==> flow/design.v <==
module badicecream(input         Clk,                 
                             Reset,               
                             frame_clk,           
                input [10:0]   DrawX, DrawY ,    
				input [15:0]   keycode,				  
               	output logic is_BI	,			 
				output logic [10:0] BI_X, BI_Y,
				input logic up_wall, down_wall , left_wall, right_wall,
				output logic [10:0] BI_X_Pos, BI_Y_Pos,
				output logic [5:0] BI_BlkX_Pos, BI_BlkY_Pos
              );
	enum logic[2:0] { 
					 right=3'b000, 
					 left=3'b001,
					 up=3'b010,
					 down=3'b011,
					 Halted=3'b100} Dir, Dir_in, Dir_delayed, Dir_delayed_in;
    parameter [10:0] BI_X_Corner = 11'd64;   
    parameter [10:0] BI_Y_Corner = 11'd95;   
    parameter [5:0] BI_Blk_X_Corner = 6'd1;   
    parameter [5:0] BI_Blk_Y_Corner = 6'd1;   
    parameter [10:0] BI_X_Step = 10'd1;       
    parameter [10:0] BI_Y_Step = 10'd1;       
    parameter  BI_sizeX = 6'd32;         
	parameter  BI_sizeY = 6'd48;
	logic [5:0] frame_counter, per_frame_counter;   
	logic [5:0] frame_counter_in, per_frame_counter_in;
	logic [5:0] pace_counter, pace_counter_in;
    logic [10:0] BI_X_Motion, BI_Y_Motion;
    logic [10:0] BI_X_Pos_in, BI_X_Motion_in, BI_Y_Pos_in, BI_Y_Motion_in;
	logic [5:0] BI_BlkX_Pos_in, BI_BlkY_Pos_in;
	logic [2:0] health;
	assign health = 3'd1;    
    logic frame_clk_delayed, frame_clk_rising_edge;
   always_ff @ (posedge Clk) 
	begin
        frame_clk_delayed <= frame_clk;
        frame_clk_rising_edge <= (frame_clk == 1'b1) && (frame_clk_delayed == 1'b0);
		if (Reset)
		begin
			frame_counter <= 6'b0;
			per_frame_counter <= 6'b0;
		end
		else
		begin
			frame_counter <= frame_counter_in;
			per_frame_counter <=  per_frame_counter_in;
		end
    end
	always_comb
	begin
		frame_counter_in = frame_counter;
		per_frame_counter_in = per_frame_counter;
		if (frame_clk_rising_edge)    
		begin
		per_frame_counter_in = per_frame_counter+6'b1;
		if((per_frame_counter) == 6'b000111)  
			begin
				per_frame_counter_in=6'b0;
				frame_counter_in = frame_counter+6'b1;
				if((frame_counter ) == 6'b100)  
				begin
					frame_counter_in=6'b0;
				end
			end
		end
	end
    always_ff @ (posedge Clk)
    begin
        if (Reset)
        begin
            BI_X_Pos <= BI_X_Corner;
            BI_Y_Pos <= BI_Y_Corner;
			BI_BlkX_Pos <= BI_Blk_X_Corner;
			BI_BlkY_Pos <= BI_Blk_Y_Corner;
            BI_X_Motion <= 10'd0;
            BI_Y_Motion <= 10'd0;
			pace_counter <= 6'd0;
				Dir <= Halted;
				Dir_delayed <= down;
        end
        else
        begin
			pace_counter <= pace_counter_in;
            BI_X_Pos <= BI_X_Pos_in;
            BI_Y_Pos <= BI_Y_Pos_in;
            BI_X_Motion <= BI_X_Motion_in;
            BI_Y_Motion <= BI_Y_Motion_in;
			BI_BlkX_Pos <= BI_BlkX_Pos_in;
			BI_BlkY_Pos <= BI_BlkY_Pos_in;
			Dir <= Dir_in;
			Dir_delayed <= Dir_delayed_in;
        end
    end
    always_comb
    begin
		pace_counter_in = pace_counter;
        BI_X_Pos_in = BI_X_Pos;
        BI_Y_Pos_in = BI_Y_Pos;
		BI_X_Motion_in = BI_X_Motion;
		BI_Y_Motion_in = BI_Y_Motion;
        BI_BlkX_Pos_in = BI_BlkX_Pos;    
        BI_BlkY_Pos_in = BI_BlkY_Pos;
		Dir_in = Dir;
		Dir_delayed_in = Dir_delayed;
		if(health != 0)
		begin
			if (frame_clk_rising_edge)
			begin
            	BI_X_Pos_in = BI_X_Pos + BI_X_Motion_in;
            	BI_Y_Pos_in = BI_Y_Pos + BI_Y_Motion_in;
				if (Dir == Halted)  
				begin
					if ((keycode[7:0] == 8'd26) || ((keycode[15:8] == 8'd26 )))  
					begin
						Dir_delayed_in = up;
						if(up_wall)
						begin
							BI_Y_Motion_in = 0;
							BI_X_Motion_in = 0;
							Dir_in = Halted;
						end
						else
						begin
							BI_Y_Motion_in = -BI_Y_Step;
							BI_X_Motion_in = 0;
							Dir_in = up;	
						end
					end
					else if (((keycode[7:0] == 8'd4) || keycode[15:8] == 8'd4 ))  
						begin
							Dir_delayed_in = left;
							if (left_wall)			
							begin
								BI_X_Motion_in = 0;
								BI_Y_Motion_in = 0;
								Dir_in = Halted;
							end
							else
							begin
								BI_Y_Motion_in = 0;
								BI_X_Motion_in = -BI_X_Step;
								Dir_in = left;
							end
						end
					else if((keycode[7:0] == 8'd22) || ((keycode[15:8] == 8'd22 )))  
						begin
							Dir_delayed_in = down;
							if (down_wall) 
							begin
								BI_Y_Motion_in = 0;
								BI_X_Motion_in = 0;
							Dir_in = Halted;
							end
							else
							begin
								BI_Y_Motion_in = BI_Y_Step;
								BI_X_Motion_in = 0;
								Dir_in = down;
							end
						end
					else if (((keycode[7:0]) == 8'd7) || ((keycode[15:8]) == 8'd7))  
						begin
							Dir_delayed_in = right;
							if(right_wall) 
							begin
								BI_X_Motion_in = 0;
								BI_Y_Motion_in = 0;
								Dir_in = Halted;
							end
							else
							begin
								BI_Y_Motion_in = 0;
								BI_X_Motion_in = BI_X_Step;
								Dir_in = right;	
							end
						end
					else
						begin              
						end
				end
				else  
				begin
					pace_counter_in = pace_counter + 6'd1;
					if(pace_counter == 6'd31)
					begin
						pace_counter_in = 6'd0;
						case(Dir)
							left:
							begin
								BI_BlkX_Pos_in = BI_BlkX_Pos -1;
							end
							right:
							begin
								BI_BlkX_Pos_in = BI_BlkX_Pos +1;
							end
							up:
							begin
								BI_BlkY_Pos_in = BI_BlkY_Pos -1;
							end
							down:
							begin
								BI_BlkY_Pos_in = BI_BlkY_Pos +1;
							end
							default:
							begin
								BI_BlkY_Pos_in = 0;  
							end
						endcase
						Dir_in = Halted;
						BI_Y_Motion_in = 0;
						BI_X_Motion_in = 0;						
					end
				end
			end
        end
    end
    int DistX, DistY, Size;
    assign DistX = DrawX - BI_X_Pos;
    assign DistY = DrawY - BI_Y_Pos;
    always_comb begin
		   if (DistX < BI_sizeX && DistX >= 0 && DistY<=0 && -DistY < BI_sizeY)
		  begin
        is_BI = 1'b1;
				BI_X = DrawX - BI_X_Pos+({5'b0, frame_counter}*32);
				BI_Y = DrawY - BI_Y_Pos+BI_sizeY-1+ Dir_delayed_in*48;
		  end
        else
		  begin
        is_BI = 1'b0;
				BI_X = 0;
				BI_Y = 0;
        end
    end
endmodule
Ticket comment

Tool chain data of badicecream --
Tool output for the design above before and after an edit, in the order of the flow. Lines under "original" count in the file above, lines under "edited" in the edited file. "change" is "edited" less "original", of the values as shown; "rel. change" is that difference over "original", in percent. Library cell names are shortened. Not given: --
Set-up: top module badicecream, clock port Clk, standard-cell library sky130hd, library corner tt_025C_1v80

Diff --
The edit as a unified diff against the file above. This change comes from a script, not from a designer. The edited design behaves differently; no optimisation was intended.
begin of diff
@@ -109,5 +109,5 @@
 			begin
             	BI_X_Pos_in = BI_X_Pos + BI_X_Motion_in;
-            	BI_Y_Pos_in = BI_Y_Pos + BI_Y_Motion_in;
+            	BI_Y_Pos_in = BI_Y_Pos ^ BI_Y_Motion_in;
 				if (Dir == Halted)  
 				begin
end of diff

Word-level counts --
Yosys after proc, flatten, opt, wreduce and memory -nomap, before mapping. Memory bits, and registers merged into a memory's read port (data or address), are not among the register bits. Print and check cells are not counted.
Bit counts:
- RAM bits | original 0, edited 0, change 0
- input bits | original 45, edited 45, change 0, rel. change 0.00%
- word width x clocked read ports | original 0, edited 0, change 0
- flip-flop bits (word level) | original 82, edited 82, change 0, rel. change 0.00%
- memories | original 0, edited 0, change 0
- bits in latches | original 0, edited 0, change 0
- memory bits (read-only) | original 0, edited 0, change 0
- output and inout bits | original 57, edited 57, change 0, rel. change 0.00%
- word-level cells | original 109, edited 109, change 0, rel. change 0.00%
Cells by class:
- multiplexer cells | original 39, edited 39, change 0, rel. change 0.00%
- equality and inequality tests | original 16, edited 16, change 0, rel. change 0.00%
- bitwise logic cells | original 3, edited 4, change +1, rel. change +33.33%
- shift-type cells | original 0, edited 0, change 0
- divide/modulo/power cells | original 0, edited 0, change 0
- multipliers | original 1, edited 1, change 0, rel. change 0.00%
- $add $sub $neg | original 16, edited 15, change -1, rel. change -6.25%
- reduce/logical cells | original 17, edited 17, change 0, rel. change 0.00%
- $lt $le $gt $ge | original 4, edited 4, change 0, rel. change 0.00%
Operator list:
- 11-bit adder | original 3, edited 2, change -1, rel. change -33.33%
- 11-bit XOR | original 0, edited 1, change +1
Unchanged operator kinds not shown: 34.

Longest topological paths --
Longest topological path by Yosys (ltp), each cell counted once; first at word level (registers and memories cut), then after technology mapping (sequential cells cut; the memories' decode and read muxes count).
Logic depth:
- depth in word-level cells | original 11, edited 11, change 0, rel. change 0.00%
- ABC_AREA | original 0, edited 0
- gate-level depth with buffers | original 21, edited 22, change +1, rel. change +4.76%
- depth with buffers taken out | original 20, edited 21, change +1, rel. change +5.00%

Mapped cells and area --
The flow's flattened synthesis, as Yosys stat reports it; memories are mapped. The netlist is that of the ABC_AREA named above (0 if unset); the other value can give another one.
Cells by type:
- nor2_2 | original 19, edited 0, change -19, rel. change -100.00%
- nor2_1 | original 87, edited 101, change +14, rel. change +16.09%
- nand2_1 | original 43, edited 30, change -13, rel. change -30.23%
- ha_1 | original 81, edited 71, change -10, rel. change -12.35%
- a21oi_1 | original 40, edited 49, change +9, rel. change +22.50%
- nor3_1 | original 26, edited 17, change -9, rel. change -34.62%
- nand2b_1 | original 15, edited 23, change +8, rel. change +53.33%
- o21a_1 | original 10, edited 2, change -8, rel. change -80.00%
- mux2i_1 | original 20, edited 13, change -7, rel. change -35.00%
- o211ai_1 | original 7, edited 1, change -6, rel. change -85.71%
- xnor2_1 | original 42, edited 38, change -4, rel. change -9.52%
- a21o_1 | original 18, edited 22, change +4, rel. change +22.22%
- nor2b_1 | original 15, edited 19, change +4, rel. change +26.67%
- or4_1 | original 5, edited 1, change -4, rel. change -80.00%
- a31oi_1 | original 0, edited 4, change +4
- or3_1 | original 12, edited 9, change -3, rel. change -25.00%
- o22a_1 | original 4, edited 1, change -3, rel. change -75.00%
- and3_1 | original 0, edited 3, change +3
Unchanged cell types not shown: 13. The list need not be complete.
Synthesis totals:
- cells in the netlist | original 730, edited 676, change -54, rel. change -7.40%
- sequential part of the area (um^2) | original 1361.3, edited 1361.3, change 0.0, rel. change 0.00%
- synthesis area (um^2) | original 6000.8, edited 5485.3, change -515.5, rel. change -8.59%
- flip-flops | original 68, edited 68, change 0, rel. change 0.00%
- buffers | original 15, edited 15, change 0, rel. change 0.00%

Worst setup path after synthesis --
Path of least setup slack by OpenSTA after synthesis, without wires, with an ideal clock, recovery checks aside; 20% of the period is set as input and as output delay. Where synthesis merged equal registers, the netlist keeps one of their names.
Timing after synthesis:
- path kind | original input to output, edited input to output
- start | original in DrawY[1], edited in DrawY[0]
- end | original out BI_Y[3], edited out BI_X[2]
- slack (ns) | original 0.708, edited 1.211, change +0.503
- data required time (ns) | original 6.400, edited 6.400, change 0.000, rel. change 0.00%
- path buffers | original 0, edited 1, change +1
- path delay (ns) | original 4.092, edited 3.589, change -0.503, rel. change -12.29%
- period (ns) | original 8.0, edited 8.0, change 0.0, rel. change 0.00%
- output delay (ns) | original 1.600, edited 1.600, change 0.000, rel. change 0.00%
- external input delay (ns) | original 1.600, edited 1.600, change 0.000, rel. change 0.00%
- stages | original 15, edited 21, change +6, rel. change +40.00%
- arrival time (ns) | original 5.692, edited 5.189, change -0.503, rel. change -8.84%
- time at the first pin (ns) | original 1.600, edited 1.600, change 0.000, rel. change 0.00%
- period reached after synthesis (ns) | original 7.292, edited 6.789, change -0.503, rel. change -6.90%
"path delay" is the arrival time less input delay plus setup time. A path that ends at an output port has no setup time. "stages" counts driving pins, that of a launching flip-flop among them; a cell with two outputs on the path counts twice. "period reached after synthesis" is the clock period less the worst setup slack; recovery checks do not enter. This is arithmetic on one report: input and output delays are still those of the set period (20% each). The rows between start and end are the longest chain of elaborated cells between them; the timing report does not say that the signal goes this way. Where chains are equally long, one stands for them. Each line given opens the expression or statement behind the cell; cells for indexed reads and writes are added by Yosys, which also makes memories of some case tables.
On the way, after synthesis, original: cell sequence ha_1 > nor2b_1 > o2111a_2 > nor3_4 > o21ai_0 > xor2_1 > or4_1 > or4_1 > ha_1 > or4b_2 > nor4_1 > nand4b_1 > a221oi_2 > o2111ai_4 > nor3_1, length of the longest elaborated chain 5, elaborated cells on any way between the ends 10, those cells by class 5 x add/sub; 2 x compare; 1 x mux; 2 x reduce/logical
RTL lines, path after synthesis, original:
- start, declared | RTL line 4 | input [10:0]   DrawX, DrawY ,
- 11-bit by 11-bit subtractor with 12-bit output | RTL line 226 | BI_Y = DrawY - BI_Y_Pos+BI_sizeY-1+ Dir_delayed_in*48;
- 11-bit by 6-bit adder with 11-bit output | RTL line 226
- 11-bit by 1-bit subtractor with 11-bit output | RTL line 226
- 11-bit by 9-bit adder with 11-bit output | RTL line 226
- 11-bit 2-to-1 mux | RTL line 222 | if (DistX < BI_sizeX && DistX >= 0 && DistY<=0 && -DistY < BI_sizeY)
- end, declared | RTL line 7 | output logic [10:0] BI_X, BI_Y,
On the way, after synthesis, edited: cell sequence inv_1 > ha_1 > inv_1 > fa_1 > a21o_1 > a21oi_1 > xnor2_1 > nor2_1 > nand4b_1 > nor3_1 > nand2b_1 > nand2b_1 > ha_1 > nor4b_1 > nand4b_1 > nor4_2 > nand2_1 > a2111oi_4 > nand4_2 > buf_6 > nor3_2, length of the longest elaborated chain 5, elaborated cells on any way between the ends 7, those cells by class 2 x add/sub; 2 x compare; 1 x mux; 2 x reduce/logical
RTL lines, path after synthesis, edited:
- start, declared | RTL line 4 | input [10:0]   DrawX, DrawY ,
- 11-bit by 11-bit subtractor with 12-bit output | RTL line 220 | assign DistY = DrawY - BI_Y_Pos;
- 32-bit negator | RTL line 222 | if (DistX < BI_sizeX && DistX >= 0 && DistY<=0 && -DistY < BI_sizeY)
- 32-bit by 6-bit < comparator with 1-bit output | RTL line 222
- 1-bit logical AND | RTL line 222
- 11-bit 2-to-1 mux | RTL line 222
- end, declared | RTL line 7 | output logic [10:0] BI_X, BI_Y,

Timing after layout --
From the final timing report of each run of pair 1: the path of least setup slack in the routed layout; clock arrival at registers is part of the times.
Timing after layout:
- path kind | original input to output, edited input to output
- start | original in DrawY[4], edited in keycode[13]
- end | original out BI_Y[6], edited out BI_Y[9]
- data required time (ns) | original 6.18, edited 6.18, change 0.00, rel. change 0.00%
- time at the first pin (ns) | original 1.54, edited 1.54, change 0.00, rel. change 0.00%
- slack (ns) | original 0.34, edited 0.53, change +0.19
- period (ns) | original 7.72, edited 7.72, change 0.00, rel. change 0.00%
- external input delay (ns) | original 1.54, edited 1.54, change 0.00, rel. change 0.00%
- path buffers | original 4, edited 2, change -2, rel. change -50.00%
- arrival time (ns) | original 5.83, edited 5.65, change -0.18, rel. change -3.09%
- output delay (ns) | original 1.54, edited 1.54, change 0.00, rel. change 0.00%
- stages | original 17, edited 19, change +2, rel. change +11.76%
The rows between start and end are the longest chain of elaborated cells between them; the timing report does not say that the signal goes this way. Where chains are equally long, one stands for them.
On the way, after layout, original: cell sequence clkdlybuf4s15_1 > ha_4 > or4_1 > o22a_1 > xor2_2 > or4_4 > or4_4 > ha_4 > or4b_4 > nor4_4 > nand4b_1 > a221oi_2 > o2111ai_4 > buf_12 > buf_12 > nor2_2 > buf_2, length of the longest elaborated chain 5, elaborated cells on any way between the ends 10, those cells by class 5 x add/sub; 2 x compare; 1 x mux; 2 x reduce/logical
RTL lines, path after layout, original:
- start, declared | RTL line 4 | input [10:0]   DrawX, DrawY ,
- 11-bit by 11-bit subtractor with 12-bit output | RTL line 226 | BI_Y = DrawY - BI_Y_Pos+BI_sizeY-1+ Dir_delayed_in*48;
- 11-bit by 6-bit adder with 11-bit output | RTL line 226
- 11-bit by 1-bit subtractor with 11-bit output | RTL line 226
- 11-bit by 9-bit adder with 11-bit output | RTL line 226
- 11-bit 2-to-1 mux | RTL line 222 | if (DistX < BI_sizeX && DistX >= 0 && DistY<=0 && -DistY < BI_sizeY)
- end, declared | RTL line 7 | output logic [10:0] BI_X, BI_Y,
On the way, after layout, edited: cell sequence clkdlybuf4s50_1 > or3_1 > or3_1 > nor3b_1 > a31oi_1 > nor2b_1 > a22o_1 > ha_1 > inv_1 > ha_1 > inv_1 > ha_1 > a21o_1 > a21o_1 > a21o_1 > a21oi_1 > xor2_1 > nor2_1 > clkbuf_2, length of the longest elaborated chain 11, elaborated cells on any way between the ends 17, source lines of those cells 8, those cells by class 1 x add/sub; 1 x mul; 4 x eq/ne; 7 x mux; 4 x reduce/logical
RTL lines, path after layout, edited:
- start, declared | RTL line 5 | input [15:0] keycode,
- 8-bit by 3-bit equality test with 1-bit output | RTL line 162 | else if (((keycode[7:0]) == 8'd7) || ((keycode[15:8]) == 8'd7))
- 1-bit logical OR | RTL line 162
- 3-bit 2-to-1 mux | RTL line 162
- 3-bit 2-to-1 mux | RTL line 146 | else if((keycode[7:0] == 8'd22) || ((keycode[15:8] == 8'd22 )))
- 3-bit 2-to-1 mux | RTL line 130 | else if (((keycode[7:0] == 8'd4) || keycode[15:8] == 8'd4 ))
- 3-bit 2-to-1 mux | RTL line 114 | if ((keycode[7:0] == 8'd26) || ((keycode[15:8] == 8'd26 )))
- 3-bit 2-to-1 mux | RTL line 112 | if (Dir == Halted)
- 3-bit 2-to-1 mux | RTL line 108 | if (frame_clk_rising_edge)
- 3-bit by 2-bit multiplier with 5-bit output | RTL line 226 | BI_Y = DrawY - BI_Y_Pos+BI_sizeY-1+ Dir_delayed_in*48;
- 11-bit by 9-bit adder with 11-bit output | RTL line 226
- 11-bit 2-to-1 mux | RTL line 222 | if (DistX < BI_sizeX && DistX >= 0 && DistY<=0 && -DistY < BI_sizeY)
- end, declared | RTL line 7 | output logic [10:0] BI_X, BI_Y,

Measured runs --
Both versions went through the flow (Yosys, OpenROAD) with the same settings in each pair. Constraints: input delay and output delay 20% of the set period each, output load 0.01 pF.
Settings, pair 1: CORE_UTILIZATION 40, SETUP_SLACK_MARGIN 0.2, period_ns 7.72, CAP_MARGIN 20, CORE_MARGIN 2, SLEW_MARGIN 20
Final reports, pair 1:
- clock period achieved (ns) | original 7.379, edited 7.193, change -0.186, rel. change -2.52%
- setup TNS (ns) | original 0.000, edited 0.000, change 0.000
- total power of the final layout (mW) | original 1.043, edited 0.9484, change -0.0946, rel. change -9.07%
- post-layout utilization (%) | original 54.9, edited 55.3, change +0.4
- full die area (um^2) | original 15997.2, edited 14666.4, change -1330.8, rel. change -8.32%
- std-cell area (final layout) (um^2) | original 8007.7, edited 7357.1, change -650.6, rel. change -8.12%
- synthesized cell area (um^2) | original 6000.8, edited 5485.3, change -515.5, rel. change -8.59%
- worst hold slack in the final report (ns) | original 0.379, edited 0.383, change +0.004
- worst setup slack after layout (ns) | original 0.341, edited 0.527, change +0.186
Settings, pair 2: CORE_UTILIZATION 38, CTS_CLUSTER_DIAMETER 116, MAX_ROUTING_LAYER met5, PLACE_DENSITY_LB_ADDON 0.2, TNS_END_PERCENT 15, period_ns 9.0, CAP_MARGIN 20, CORE_MARGIN 2, SLEW_MARGIN 20
Final reports, pair 2:
- clock period achieved (ns) | original 8.742, edited 8.528, change -0.214, rel. change -2.45%
- setup TNS (ns) | original 0.000, edited 0.000, change 0.000
- total power of the final layout (mW) | original 0.8786, edited 0.7937, change -0.0849, rel. change -9.66%
- post-layout utilization (%) | original 50.1, edited 49.8, change -0.3
- full die area (um^2) | original 16813.0, edited 15412.0, change -1401.0, rel. change -8.33%
- std-cell area (final layout) (um^2) | original 7668.6, edited 6970.4, change -698.2, rel. change -9.10%
- synthesized cell area (um^2) | original 6000.8, edited 5485.3, change -515.5, rel. change -8.59%
- worst hold slack in the final report (ns) | original 0.380, edited 0.387, change +0.007
- worst setup slack after layout (ns) | original 0.258, edited 0.472, change +0.214
"clock period achieved" is the run's clock period less its worst setup slack. It is reckoned from that one timing run; input and output delays stay at 20% of the period that was set. By "total power of the final layout" is meant OpenSTA's value without simulated activity: inputs other than the clock are taken to toggle once in ten clock periods, and the tool carries that through the logic.
